==> flow/design.v <==
module ALUcntrl
(
input [3:0] Opcode,
input [3:0] OpcodeExt_ImmHi,
input [15:0] Reg2Data,
input [3:0] Rsrc_ImmLo,
output reg [3:0] ALUctrl,
output reg [15:0] Rsrc_Imm
);
reg [15:0] signExt, zeroExt, shiftExt;
reg [7:0] Imm;
parameter ADDI = 4'b0101;
parameter SUBI = 4'b1001;
parameter CMPI = 4'b1011;
parameter ANDI = 4'b0001;
parameter ORI = 4'b0010;
parameter XORI = 4'b0011;
parameter MOVI = 4'b1101;
parameter LSH= 4'b1000;
parameter LUI = 4'b1111;
parameter ADD = 4'b0101;
parameter SUB = 4'b1001;
parameter CMP = 4'b1011;
parameter AND = 4'b0001;
parameter OR = 4'b0010;
parameter XOR = 4'b0011;
parameter MOV = 4'b1101;
always@(*) begin
	Rsrc_Imm <= 16'b0;
	Imm <= {OpcodeExt_ImmHi[3:0], Rsrc_ImmLo[3:0]};  
	zeroExt <= {8'b00000000, Imm[7:0]};  
	signExt <= {{8{Imm[7]}}, Imm[7:0]};  
	shiftExt <= {{12{Rsrc_ImmLo[3]}}, Imm[3:0]};  
	case(Opcode) 
		ADDI: begin ALUctrl <= 4'b0101; Rsrc_Imm <= signExt; end
		SUBI: begin ALUctrl <= 4'b1001; Rsrc_Imm <= signExt; end
		CMPI: begin ALUctrl <= 4'b1011; Rsrc_Imm <= signExt; end
		ANDI: begin ALUctrl <= 4'b0001; Rsrc_Imm <= zeroExt; end
		ORI: begin ALUctrl <= 4'b0010; Rsrc_Imm <= zeroExt; end
		XORI: begin ALUctrl <= 4'b0011; Rsrc_Imm <= zeroExt; end
		MOVI: begin ALUctrl <= 4'b1101; Rsrc_Imm <= zeroExt; end
		LSH:
			if(OpcodeExt_ImmHi[2])  
			begin
				ALUctrl <= 4'b0100;
			end
		else if (OpcodeExt_ImmHi[0])
			begin
				ALUctrl <= 4'b0111;  
				Rsrc_Imm <= shiftExt;
			end
		else 
			begin
				ALUctrl <= 4'b0000;  
				Rsrc_Imm <= shiftExt;
			end
		LUI:
		begin
			ALUctrl <= 4'b1111; 
			Rsrc_Imm <= {8'b0, Imm[7:0]};
		end
		default: case(OpcodeExt_ImmHi)  
			ADD: begin ALUctrl <= 4'b0101; Rsrc_Imm <= Reg2Data; end
			SUB: begin ALUctrl <= 4'b1001; Rsrc_Imm <= Reg2Data; end
			CMP: begin ALUctrl <= 4'b1011; Rsrc_Imm <= Reg2Data; end
			AND: begin ALUctrl <= 4'b0001; Rsrc_Imm <= Reg2Data; end
			OR: begin ALUctrl <= 4'b0010; Rsrc_Imm <= Reg2Data; end
			XOR: begin ALUctrl <= 4'b0011; Rsrc_Imm <= Reg2Data; end
			MOV: begin ALUctrl <= 4'b1101; Rsrc_Imm <= Reg2Data; end
			default: begin ALUctrl <= 4'b0000; Rsrc_Imm <= Reg2Data; end 
			endcase
		endcase
	end
endmodule
module ALU (
	input clk,
	input Reset,
	input ALUen,
	input [15:0] Rdest,
	input [15:0] Rsrc,
	input [3:0] alucont,
	output reg [15:0] result,
	output reg [15:0] PSR
);
parameter ADD = 4'b0101;
parameter SUB = 4'b1001;
parameter AND = 4'b0001;
parameter OR = 4'b0010;
parameter XOR = 4'b0011;
parameter LSH = 4'b0100;
parameter LSHI = 4'b0000;
parameter RSHI = 4'b0111;
parameter CMP = 4'b1011;
parameter MOV = 4'b1101;
parameter LUI = 4'b1111;
reg [16:0] temp;   
reg [15:0] PSR_next;  
always @(posedge clk) begin
	if (~Reset) PSR <= 16'b0;
	else PSR <= PSR_next & 16'h00E5;
end
always @(*) begin
	result = 16'b0;
	temp = 17'b0;
	PSR_next = PSR;
	if (ALUen) begin
	case (alucont)
		AND: result = Rdest & Rsrc;  
		OR: result = Rdest | Rsrc;   
		XOR: result = Rdest ^ Rsrc;  
		MOV: result = Rsrc; 		 
		ADD: begin
			temp = Rdest + Rsrc;  
			result = temp[15:0];  
			PSR_next[0] = temp[16];  
			PSR_next[5] = (Rdest[15] == Rsrc[15]) && (result[15] != Rdest[15]);  
		end
		SUB: begin
			temp = Rdest + (~Rsrc + 1);  
			result = temp[15:0];  
			PSR_next[0] = temp[16];  
			PSR_next[5] = (Rdest[15] != Rsrc[15]) && (result[15] != Rdest[15]);  
		end
		LSH: begin
			if (Rsrc == 16'b1111111111111111) begin       
				 result = Rdest >> 1;          				 
			end else if (Rsrc == 16'h0001) begin			 
				 result = Rdest << 1;          				 
			end else begin
				 result = Rdest;               				 
			end
      end
		LSHI:begin
			result = Rdest << Rsrc;  
		end
		RSHI:begin
			result = Rdest >> Rsrc;  
		end
		CMP: begin
			temp = Rdest - Rsrc;	 
		   result = 16'b0;
			PSR_next[6] = (temp[15:0] == 16'b0);    
			PSR_next[7] = temp[16];                 
			PSR_next[2] = (temp[15] == 1'b1);       
		end
		LUI:
			result = (Rsrc << 8) | Rdest[7:0];  
		default: result = 16'b0;  
	endcase
	end
end
endmodule
module mux(
input [15:0] data1, data2,
input select,
output [15:0] dataout
);
assign dataout = select ? data1 : data2;
endmodule
module Controller(
input clk,
input Reset,
input [3:0] OpCode,
input [3:0] OpCodeExt_ImmHi,
input [3:0] RSource_ImmLo,     
output reg AluEn,
output reg MemMuxEn,
output reg RegFileEn,
output reg MemWriteEn,
output reg PCEn,
output reg InstrEn,
output reg PCRead,
output reg PCWrite
);
reg [3:0] state;
reg [3:0] NS;
parameter FETCH = 4'b0000;
parameter DECODE = 4'b0001;
parameter MEMEX = 4'b0010;  
parameter ALUEX = 4'b0011;  
parameter REGWB = 4'b0111;
parameter MEMWB = 4'b0100;
parameter JEX = 4'b0101;
parameter JEXWB = 4'b1000;
parameter PCUPDATE = 4'b1111;
parameter MEMTYPE = 4'b0100;
parameter BranchTYPE = 4'b1100;
always @(posedge clk) begin
	if(~Reset)
	begin
	state <= FETCH;
	end
	else state <= NS;
end
always @(*) begin
	NS <= FETCH;
	case(state)
		FETCH:NS<= DECODE;
		DECODE:begin
			case(OpCode)
				MEMTYPE:begin
					if(OpCodeExt_ImmHi == 4'b0000 || OpCodeExt_ImmHi == 4'b0100)begin
					NS <= MEMEX;  
					end
					if(OpCodeExt_ImmHi == 4'b1100 || OpCodeExt_ImmHi == 4'b1000 || OpCodeExt_ImmHi == 4'b1111)begin
					NS <= JEX;  
					end
				end
				BranchTYPE: NS <= JEX;
				default: NS <= ALUEX;
				endcase
		end
		MEMEX:NS <= MEMWB;
		ALUEX:NS <= REGWB;
		REGWB: NS <= JEX;
		MEMWB: NS <= JEX;
		JEX: NS <= JEXWB;
		JEXWB: NS <= PCUPDATE;
		PCUPDATE: NS <= FETCH;
		default:NS <= FETCH;
	endcase
		if(~Reset)
		begin
			NS <= FETCH;
		end
end
always @(*) begin
	AluEn <= 0;
	MemMuxEn <= 0;
	RegFileEn <= 0;
	PCEn <= 0;
	MemWriteEn <= 0;
	InstrEn <= 0;
	PCRead <= 0;
	PCWrite <= 0;
	case(state)
		FETCH:begin
			AluEn <= 0;
			MemMuxEn <= 0;
			RegFileEn <= 0;
			PCEn <= 0;
			MemWriteEn <= 0;
			InstrEn <= 1;
			PCRead <= 1;
			PCWrite <= 0;
		end
		DECODE:begin
		end
		MEMEX: begin
		MemMuxEn <= 1;
		end
		ALUEX:AluEn <= 1;
		MEMWB:begin
			if(OpCode == 4'b0100 && OpCodeExt_ImmHi == 4'b0100) begin
				MemWriteEn <=1;
				RegFileEn <= 0;
			end
			else if(OpCode == 4'b0100 && OpCodeExt_ImmHi == 4'b0000)begin
				MemMuxEn <= 1;
				RegFileEn <= 1;
			end
			else
			RegFileEn <=1;
		end
		REGWB: begin
		if((OpCode == 4'b0000 && OpCodeExt_ImmHi == 4'b1011)||(OpCode == 4'b1011 || (OpCode == 4'b0100 && OpCodeExt_ImmHi == 4'b0100))) RegFileEn <=0;
		else RegFileEn <=1;
		AluEn <= 1;
		end
		JEX: begin
			PCEn <= 1;
		end
		JEXWB: begin
			PCWrite <=1;
			MemWriteEn <= 1;
		end
		PCUPDATE: begin
			PCRead <= 1;
		end
		default: RegFileEn <=0;
		endcase
end
endmodule
module InstrReg(
input clk,
input En,
input [15:0] instruction,
output reg[3:0] opcode,
output reg[3:0] opcodeExt_ImmHi,
output reg[3:0] Rdest,
output reg[3:0] Rsrc_ImmLo
);
always @(posedge clk)
	if(En)begin
		opcode <= instruction[15:12];  
		Rdest <= instruction[11:8];	 
		opcodeExt_ImmHi <= instruction[7:4];	 
		Rsrc_ImmLo <= instruction[3:0];  
	end
endmodule
module PCControl(
input clk, PCen, Reset,
input [15:0] PSR,             
input [15:0] RegData,
input [3:0] dispLo,           
input [3:0] OpcodeExt_dispHi,
input [3:0] CondRlink,        
input [3:0] Opcode,           
output reg [15:0]PC           
);
reg [3:0] RlinkIndex;
reg [15:0] Rlink [7:0];
parameter JUMP = 4'b0100;
parameter BCOND = 4'b1100;
parameter EQ = 4'b0000;  
parameter NE = 4'b0001;  
parameter GE = 4'b1101;  
parameter CS = 4'b0010;  
parameter CC = 4'b0011;  
parameter HI = 4'b0100;  
parameter LS = 4'b0101;  
parameter LO = 4'b1010;  
parameter HS = 4'b1011;  
parameter GT = 4'b0110;  
parameter LE = 4'b0111;  
parameter FS = 4'b1000;  
parameter FC = 4'b1001;  
parameter LT = 4'b1100;  
parameter UC = 4'b1110;  
parameter JAL = 4'b1000;  
parameter JCOND = 4'b1100;  
parameter RET = 4'b1111;  
always @(posedge clk) begin
if(~Reset) begin
	PC <= 16'h0;
	RlinkIndex <= 4'd0;
end
else if(PCen)begin
    case (Opcode)
        JUMP: begin
            case (OpcodeExt_dispHi)
                JAL: begin
						  if (RlinkIndex < 8) begin
								Rlink[RlinkIndex] <= PC + 1'b1;
								RlinkIndex <= RlinkIndex + 1'b1;
							end
                    PC <= RegData;
                end
                JCOND: begin
                    case (CondRlink)
                        EQ: PC <= PSR[6] ? RegData : PC + 1'b1;   
                        NE: PC <= ~PSR[6] ? RegData : PC + 1'b1;  
                        GE: PC <= (PSR[7] | PSR[6]) ? RegData : PC + 1'b1;  
                        CS: PC <= PSR[0] ? RegData : PC + 1'b1;  
                        CC: PC <= ~PSR[0] ? RegData : PC + 1'b1;  
                        HI: PC <= PSR[2] ? RegData : PC + 1'b1;  
                        LS: PC <= ~PSR[2] ? RegData : PC + 1'b1;  
                        LO: PC <= (~PSR[2] & ~PSR[6]) ? RegData : PC + 1'b1;  
                        HS: PC <= (PSR[2] | PSR[6]) ? RegData : PC + 1'b1;  
                        GT: PC <= PSR[7] ? RegData : PC + 1'b1;  
                        LE: PC <= ~PSR[7] ? RegData : PC + 1'b1;  
                        FS: PC <= PSR[5] ? RegData : PC + 1'b1;  
                        FC: PC <= ~PSR[5] ? RegData : PC + 1'b1;  
                        LT: PC <= (~PSR[7] & ~PSR[6]) ? RegData : PC + 1'b1;  
                        UC: PC <= RegData;  
                        default: PC <= PC + 1'b1;  
                    endcase
                end
                RET: begin
					 if(RlinkIndex >0) begin
							RlinkIndex <= RlinkIndex - 1;
                    PC <= Rlink[RlinkIndex - 1];
                end else begin
						 PC <= PC +1;
						 end
					 end
                default: PC <= PC + 1'b1;  
            endcase
        end
        BCOND: begin
            case (CondRlink)
                EQ: PC <= PSR[6] ? PC + {{8{OpcodeExt_dispHi[3]}},OpcodeExt_dispHi[3:0], dispLo[3:0]} : PC + 1'b1;   
                NE: PC <= ~PSR[6] ? PC + {{8{OpcodeExt_dispHi[3]}},OpcodeExt_dispHi[3:0], dispLo[3:0]} : PC + 1'b1;  
                GE: PC <= (PSR[7] | PSR[6]) ? PC + {{8{OpcodeExt_dispHi[3]}},OpcodeExt_dispHi[3:0], dispLo[3:0]} : PC + 1'b1;  
                CS: PC <= PSR[0] ? PC + {{8{OpcodeExt_dispHi[3]}},OpcodeExt_dispHi[3:0], dispLo[3:0]} : PC + 1'b1;  
                CC: PC <= ~PSR[0] ? PC + {{8{OpcodeExt_dispHi[3]}},OpcodeExt_dispHi[3:0], dispLo[3:0]} : PC + 1'b1;  
                HI: PC <= PSR[2] ? PC + {{8{OpcodeExt_dispHi[3]}},OpcodeExt_dispHi[3:0], dispLo[3:0]} : PC + 1'b1;  
                LS: PC <= ~PSR[2] ? PC + {{8{OpcodeExt_dispHi[3]}},OpcodeExt_dispHi[3:0], dispLo[3:0]} : PC + 1'b1;  
                LO: PC <= (~PSR[2] & ~PSR[6]) ? PC + {{8{OpcodeExt_dispHi[3]}},OpcodeExt_dispHi[3:0], dispLo[3:0]} : PC + 1'b1;  
                HS: PC <= (PSR[2] | PSR[6]) ? PC + {{8{OpcodeExt_dispHi[3]}},OpcodeExt_dispHi[3:0], dispLo[3:0]} : PC + 1'b1;  
                GT: PC <= PSR[7] ? PC + {{8{OpcodeExt_dispHi[3]}},OpcodeExt_dispHi[3:0], dispLo[3:0]} : PC + 1'b1;  
                LE: PC <= ~PSR[7] ? PC + {{8{OpcodeExt_dispHi[3]}},OpcodeExt_dispHi[3:0], dispLo[3:0]} : PC + 1'b1;  
                FS: PC <= PSR[5] ? PC + {{8{OpcodeExt_dispHi[3]}},OpcodeExt_dispHi[3:0], dispLo[3:0]} : PC + 1'b1;  
                FC: PC <= ~PSR[5] ? PC + {{8{OpcodeExt_dispHi[3]}},OpcodeExt_dispHi[3:0], dispLo[3:0]} : PC + 1'b1;  
                LT: PC <= (~PSR[7] & ~PSR[6]) ? PC + {{8{OpcodeExt_dispHi[3]}},OpcodeExt_dispHi[3:0], dispLo[3:0]} : PC + 1'b1;  
                UC: PC <= PC + {{8{OpcodeExt_dispHi[3]}},OpcodeExt_dispHi[3:0], dispLo[3:0]};  
                default: PC <= PC + 1'b1;  
            endcase
        end
        default: PC <= PC + 1'b1;  
    endcase
	 end
end
endmodule
module RegFile (
	 input Reset,
    input clk,                     
    input En,                      
    input [3:0] read_addr,         
    input [3:0] readwrite_addr,    
    input [15:0] write_data,       
    output [15:0] read_data1,      
    output [15:0] read_data2       
);
	reg [15:0] registers [15:0];
	integer i;  
always @(posedge clk) begin
        if (!Reset) begin
            for (i = 0; i < 16; i = i + 1) begin
		    registers[i] <= 16'h0000;  
            end
        end 
	else if (En) begin  
            registers[readwrite_addr] <= write_data;  
        end
		  end
 assign read_data2 = registers[read_addr];  
 assign read_data1 = registers[readwrite_addr];  
endmodule
module CPUCore(
input clk,
input Reset,
output wire [15:0] mem_addr,
output wire        mem_we,
output wire [15:0] mem_wdata,
input  wire [15:0] mem_rdata
);
wire[3:0] OpCodeExt_ImmHi;
wire[3:0] OpCode;
wire[3:0] Rdest;
wire[3:0] Rsrc_ImmLo;
wire AluEn;
wire MemMuxEn;
wire RegFileEn;
wire MemWriteEn;
wire PCEn;
wire InstrEn;
wire PCRead;
wire PCWrite;
wire [15:0] PC;
wire[15:0] read_data1;  
wire[15:0] read_data2;
wire [15:0] MemData;
wire [15:0] Rsrc_ImmData;
wire [15:0] ALUResult;
wire [15:0] PSR;
wire [3:0]alucont;
wire [15:0] Mem_a1;
wire [15:0] MemAddr;
wire [15:0] AluMuxOut;
wire [15:0] MemDataFromMux;
assign MemData   = mem_rdata;
assign mem_addr  = MemAddr;
assign mem_we    = MemWriteEn;
assign mem_wdata = MemDataFromMux;
InstrReg InstrReg(
.clk(clk),
.En(InstrEn),
.instruction(MemData),
.opcode(OpCode),
.opcodeExt_ImmHi(OpCodeExt_ImmHi),
.Rdest(Rdest),
.Rsrc_ImmLo(Rsrc_ImmLo)
);
Controller Controller(
	.clk(clk),
	.Reset(Reset),
	.OpCode(OpCode),
	.OpCodeExt_ImmHi(OpCodeExt_ImmHi),
	.RSource_ImmLo(Rsrc_ImmLo),
	.AluEn(AluEn),
	.MemMuxEn(MemMuxEn),
	.RegFileEn(RegFileEn),
	.PCEn(PCEn),
	.PCRead(PCRead),
	.PCWrite(PCWrite),
	.MemWriteEn(MemWriteEn),
	.InstrEn(InstrEn)
);
PCControl PCControl(
	.Reset(Reset),
	.clk(clk),
	.PSR(PSR),
	.PCen(PCEn),
	.RegData(read_data2),
	.dispLo(Rsrc_ImmLo),   
	.OpcodeExt_dispHi(OpCodeExt_ImmHi),
	.CondRlink(Rdest),
	.Opcode(OpCode),  
	.PC(PC)  
);
RegFile RegFile (
	 .Reset(Reset),
    .clk(clk),                 
    .En(RegFileEn),                  
    .read_addr(Rsrc_ImmLo),  
    .readwrite_addr(Rdest),    
    .write_data(AluMuxOut),   
    .read_data1(read_data1),  
    .read_data2(read_data2)   
);
ALUcntrl ALUcntrl
(
	.Opcode(OpCode),
	.OpcodeExt_ImmHi(OpCodeExt_ImmHi),
	.Reg2Data(read_data2),
	.Rsrc_ImmLo(Rsrc_ImmLo),
	.ALUctrl(alucont),
	.Rsrc_Imm(Rsrc_ImmData)
);
ALU ALU (
	.clk(clk),
	.Reset(Reset),
	.ALUen(AluEn),
	.Rdest(read_data1),
	.Rsrc(Rsrc_ImmData),
	.alucont(alucont),
	.result(ALUResult),
	.PSR(PSR)
);
mux muxALu(
.select(MemMuxEn),
.data1(MemData),
.data2(ALUResult),
.dataout(AluMuxOut)
);
mux muxMEM1(
.select(PCWrite),
.data1(16'h8000),
.data2(read_data2),  
.dataout(Mem_a1)
);
mux muxMEM2(
.select(PCRead),
.data1(PC),
.data2(Mem_a1),
.dataout(MemAddr)
);
mux muxMEMdata(
.select(PCWrite),
.data1(PC),
.data2(read_data1),
.dataout(MemDataFromMux)
);
endmodule
; ---- Reports on CPUCore
; Module CPUCore before and after one edit of its RTL, step after step.
; "orig" refers to lines of the RTL above, "edited" to lines of the edited file.
; "diff": "edited" minus "orig" as printed here.
; Cell names lack the library's common part.
; The mark - stands for no value.
[inputs]
top = CPUCore
clock = clk
cell_library = sky130hd
pvt_corner = tt_025C_1v80

; ---- The edit
; Unified diff, file above to edited file.
; A script made this edit. It changes what the design does and was not meant as an optimisation.
; begin of diff
@@ -463,5 +463,7 @@
 assign mem_addr  = MemAddr;
 assign mem_we    = MemWriteEn;
-assign mem_wdata = MemDataFromMux;
+reg [15:0] mem_wdata_dly;
+always @(posedge clk) mem_wdata_dly <= MemDataFromMux;
+assign mem_wdata = mem_wdata_dly;
 InstrReg InstrReg(
 .clk(clk),
; end of diff

; ---- Elaborated design
; Yosys after proc, flatten, opt, wreduce and memory -nomap, before mapping. Print and check cells are not counted.
; Memory sizes are those after Yosys's memory passes, which may raise the word count (mostly to a power of two), join words into wider ones and drop unused or constant bits.
[word_totals]
columns = item, orig, edited, diff
row1 = reg_bits, 45, 61, 16
row2 = ramBits, 384, 384, 0
row3 = memories, 2, 2, 0
row4 = in_bits, 18, 18, 0
row5 = out_inout_bits, 33, 33, 0
row6 = elab_cells, 217, 218, 1
[op_classes]
columns = item, orig, edited, diff
row1 = addsub, 9, 9, 0
row2 = cmp, 2, 2, 0
row3 = equal, 62, 62, 0
row4 = shifts, 2, 2, 0
row5 = n_mux, 93, 93, 0
row6 = bitwise, 12, 12, 0
row7 = reduce_logical, 26, 26, 0
; Unchanged operator kinds not shown: 52.

; ---- Depth
; Longest topological path by Yosys (ltp), each cell counted once; first at word level (registers and memories cut), then after technology mapping (sequential cells cut; the memories' decode and read muxes count).
[depth]
columns = item, orig, edited, diff
row1 = ltp_word, 11, 11, 0
row2 = abc_area, 0, 0, -
row3 = ltp_mapped, 26, 25, -1

; ---- Mapped cells and area
; The flow's flattened synthesis, as Yosys stat reports it; memories are mapped. The netlist is that of the ABC_AREA named above (0 if unset); the other value can give another one.
[synth_totals]
columns = item, orig, edited, diff
row1 = cell_count, 3039, 3158, 119
row2 = mapped_area_um2, 31353.8, 31679.1, 325.3
row3 = seq_area_um2, 12852.3, 13172.6, 320.3
row4 = ffs, 442, 458, 16
[types]
columns = type, orig, edited, diff
row1 = nand2_1, 262, 350, 88
row2 = nor2_1, 376, 428, 52
row3 = a21oi_1, 186, 144, -42
row4 = o21ai_0, 171, 207, 36
row5 = nor3_1, 104, 79, -25
row6 = a221oi_1, 23, 47, 24
row7 = clkbuf_1, 149, 169, 20
row8 = dfxtp_1, 42, 58, 16
row9 = nor3b_1, 22, 6, -16
row10 = or3_1, 25, 12, -13
row11 = nand2b_1, 29, 17, -12
row12 = buf_4, 22, 10, -12
row13 = nor2b_1, 8, 20, 12
row14 = a21o_1, 26, 15, -11
row15 = a211oi_1, 22, 33, 11
row16 = and2_1, 13, 24, 11
row17 = nor2_2, 12, 1, -11
row18 = a31oi_1, 28, 38, 10
; Unchanged cell types not shown: 14.
; The list need not be complete.
; By module: a second synthesis without flattening, with its own total; a netlist apart from the flattened one above.
[hier_totals]
columns = item, orig, edited, diff
row1 = hier_cells, 2826, 2842, 16
row2 = hier_area_um2, 31458.9, 31779.2, 320.3
; Rows give one instance, submodules left out.
[modules_orig]
columns = module, n_inst, n_cells, area_um2, mod_seq_area_um2
row1 = RegFile, 1, 861, 13665.6, 7687.4
row2 = PCControl, 1, 1044, 10555.1, 4244.1
row3 = ALU, 1, 729, 4870.9, 100.1
row4 = mux, 4, 18, 249.0, 0.0
row5 = ALUcntrl, 1, 62, 493.0, 0.0
row6 = InstrReg, 1, 16, 480.5, 480.5
row7 = Controller, 1, 40, 390.4, 180.2
row8 = CPUCore, 1, 2, 7.5, 0.0
[modules_edited]
columns = module, n_inst, n_cells, area_um2, mod_seq_area_um2
row1 = RegFile, 1, 861, 13665.6, 7687.4
row2 = PCControl, 1, 1044, 10555.1, 4244.1
row3 = ALU, 1, 729, 4870.9, 100.1
row4 = mux, 4, 18, 249.0, 0.0
row5 = ALUcntrl, 1, 62, 493.0, 0.0
row6 = InstrReg, 1, 16, 480.5, 480.5
row7 = Controller, 1, 40, 390.4, 180.2
row8 = CPUCore, 1, 18, 327.8, 320.3

; ---- Timing after synthesis
; Path of least setup slack by OpenSTA after synthesis, without wires, with an ideal clock, recovery checks aside; 20% of the period is set as input and as output delay. Where synthesis merged equal registers, the netlist keeps one of their names.
[synth_timing]
columns = item, orig, edited, diff
row1 = kind, flip-flop to flip-flop, flip-flop to flip-flop, -
row2 = from, register (no name shown), register (no name shown), -
row3 = to, memory RegFile.registers[0][12], memory RegFile.registers[0][14], -
row4 = tclk_ps, 8000, 8000, 0
row5 = setup_ps, 267, 269, 2
row6 = arrival_time_ps, 5555, 5808, 253
row7 = required_ps, 7733, 7731, -2
row8 = setup_slack_ps, 2178, 1922, -256
row9 = path_delay_ps, 5822, 6077, 255
row10 = path_stages, 25, 24, -1
row11 = period_less_setup_slack_ps, 5822, 6078, 256
; "path_delay_ps" = arrival - input delay + setup time.
; "path_stages" counts driving pins, that of a launching flip-flop among them; a cell with two outputs on the path counts twice.
; "period_less_setup_slack_ps" is the clock period less the worst setup slack; recovery checks do not enter. This is arithmetic on one report: input and output delays are still those of the set period (20% each).
[synth_between_orig]
path_cell_list = dfxtp_1 > buf_6 > buf_8 > buf_4 > mux4_2 > mux4_2 > a22o_1 > buf_6 > buf_2 > buf_2 > buf_2 > ha_1 > fa_1 > a21oi_1 > o21bai_1 > a21o_1 > a21oi_1 > o21bai_1 > a211o_1 > a21oi_1 > xor2_1 > o21ai_0 > a2111oi_4 > buf_4 > nor3_1
[synth_lines_orig]
columns = item, line
row1 = end: declaration, 415  ; reg [15:0] registers [15:0];
; orig: No chain of elaborated cells between the ends is given.
[synth_between_edited]
path_cell_list = dfxtp_1 > buf_4 > mux4_2 > mux4_2 > and2_0 > a21o_1 > buf_2 > clkbuf_1 > buf_1 > ha_1 > fa_1 > a21o_1 > a21oi_1 > o21bai_1 > a21oi_1 > o21ai_0 > a211o_1 > a2111oi_0 > o41ai_1 > xnor2_1 > o22ai_1 > o31ai_2 > buf_2 > nor2_1
[synth_lines_edited]
columns = item, line
row1 = end: declaration, 415  ; reg [15:0] registers [15:0];
; edited: No chain of elaborated cells between the ends is given.

; ---- Timing after layout
; From the final timing report of each run of pair 1: the path of least setup slack in the routed layout; clock arrival at registers is part of the times.
; The report prints the path's times to 10 ps; the period is as set.
[layout_timing]
columns = item, orig, edited, diff
row1 = kind, flip-flop to flip-flop, flip-flop to flip-flop, -
row2 = from, register (no name shown), register (no name shown), -
row3 = to, register ALU.PSR[6], memory RegFile.registers[1][14], -
row4 = tclk_ps, 8000, 8000, 0
row5 = setup_ps, 160, 260, 100
row6 = arrival_time_ps, 7070, 7230, 160
row7 = required_ps, 8430, 8360, -70
row8 = setup_slack_ps, 1350, 1130, -220
row9 = path_stages, 14, 15, 1
[layout_between_orig]
path_cell_list = dfxtp_4 > buf_4 > mux4_2 > mux4_2 > a21o_1 > ha_1 > inv_1 > a21oi_1 > a21oi_1 > o221a_2 > a311oi_1 > xnor2_1 > or4b_1 > o31ai_1
[layout_lines_orig]
columns = item, line
row1 = end: assignment, 99  ; if (~Reset) PSR <= 16'b0;
row2 = end: assignment, 100  ; else PSR <= PSR_next & 16'h00E5;
row3 = end: declaration, 83  ; output reg [15:0] PSR
; orig: No chain of elaborated cells between the ends is given.
[layout_between_edited]
path_cell_list = dfxtp_4 > buf_4 > mux4_2 > mux4_2 > a21oi_1 > inv_1 > ha_1 > nor2_1 > a22oi_1 > o221ai_1 > a2111oi_1 > o31ai_1 > o31ai_2 > buf_4 > nor2_1
[layout_lines_edited]
columns = item, line
row1 = end: declaration, 415  ; reg [15:0] registers [15:0];
; edited: No chain of elaborated cells between the ends is given.

; ---- Flow runs
; Runs of the flow (Yosys, OpenROAD) on both versions; the two runs of a pair have the same settings. The constraints put input and output delay at 20% of the set period each and load the outputs with 0.01 pF.
[settings_pair_1]
CORE_UTILIZATION = 40
PLACE_DENSITY = 0.6
period_ns = 8.0
CAP_MARGIN = 20
CORE_MARGIN = 2
SLEW_MARGIN = 20
[results_pair_1]
columns = item, orig, edited, diff
row1 = yosys.chip_area_um2, 31353.8, 31679.1, 325.3
row2 = dieArea_um2, 80639.0, 81464.6, 825.6
row3 = finish.stdcell_area_um2, 34838.4, 35318.9, 480.5
row4 = finalUtil_pct, 45.0, 44.9, -0.1
row5 = worstSetupSlack_ps, 1353, 1127, -226
row6 = tns_ps, 0, 0, 0
row7 = hold_ws_ps, 470, 440, -30
row8 = power.total_mw, 7.079, 7.180, 0.101
row9 = achieved_clock_period_ps, 6647, 6873, 226
[settings_pair_2]
ABC_AREA = 1
CELL_PAD_IN_SITES_DETAIL_PLACEMENT = 0
CELL_PAD_IN_SITES_GLOBAL_PLACEMENT = 0
CORE_UTILIZATION = 52
CTS_CLUSTER_SIZE = 85
GPL_ROUTABILITY_DRIVEN = 1
MIN_ROUTING_LAYER = met1
SETUP_SLACK_MARGIN = 0.34
TNS_END_PERCENT = 50
period_ns = 8.16
CAP_MARGIN = 20
CORE_MARGIN = 2
SLEW_MARGIN = 20
[results_pair_2]
columns = item, orig, edited, diff
row1 = yosys.chip_area_um2, 35276.3, 35537.8, 261.5
row2 = dieArea_um2, 69939.1, 70450.4, 511.3
row3 = finish.stdcell_area_um2, 37624.8, 38086.5, 461.7
row4 = finalUtil_pct, 56.0, 56.5, 0.5
row5 = worstSetupSlack_ps, 1625, 2268, 643
row6 = tns_ps, 0, 0, 0
row7 = hold_ws_ps, 422, 431, 9
row8 = power.total_mw, 6.886, 7.202, 0.316
row9 = achieved_clock_period_ps, 6535, 5892, -643
; "achieved_clock_period_ps": clock period set for the run, less the worst setup slack. It is reckoned from that one timing run; input and output delays stay at 20% of the period that was set.
; "power.total_mw": no workload was simulated; the value follows from the tool's default switching activity.
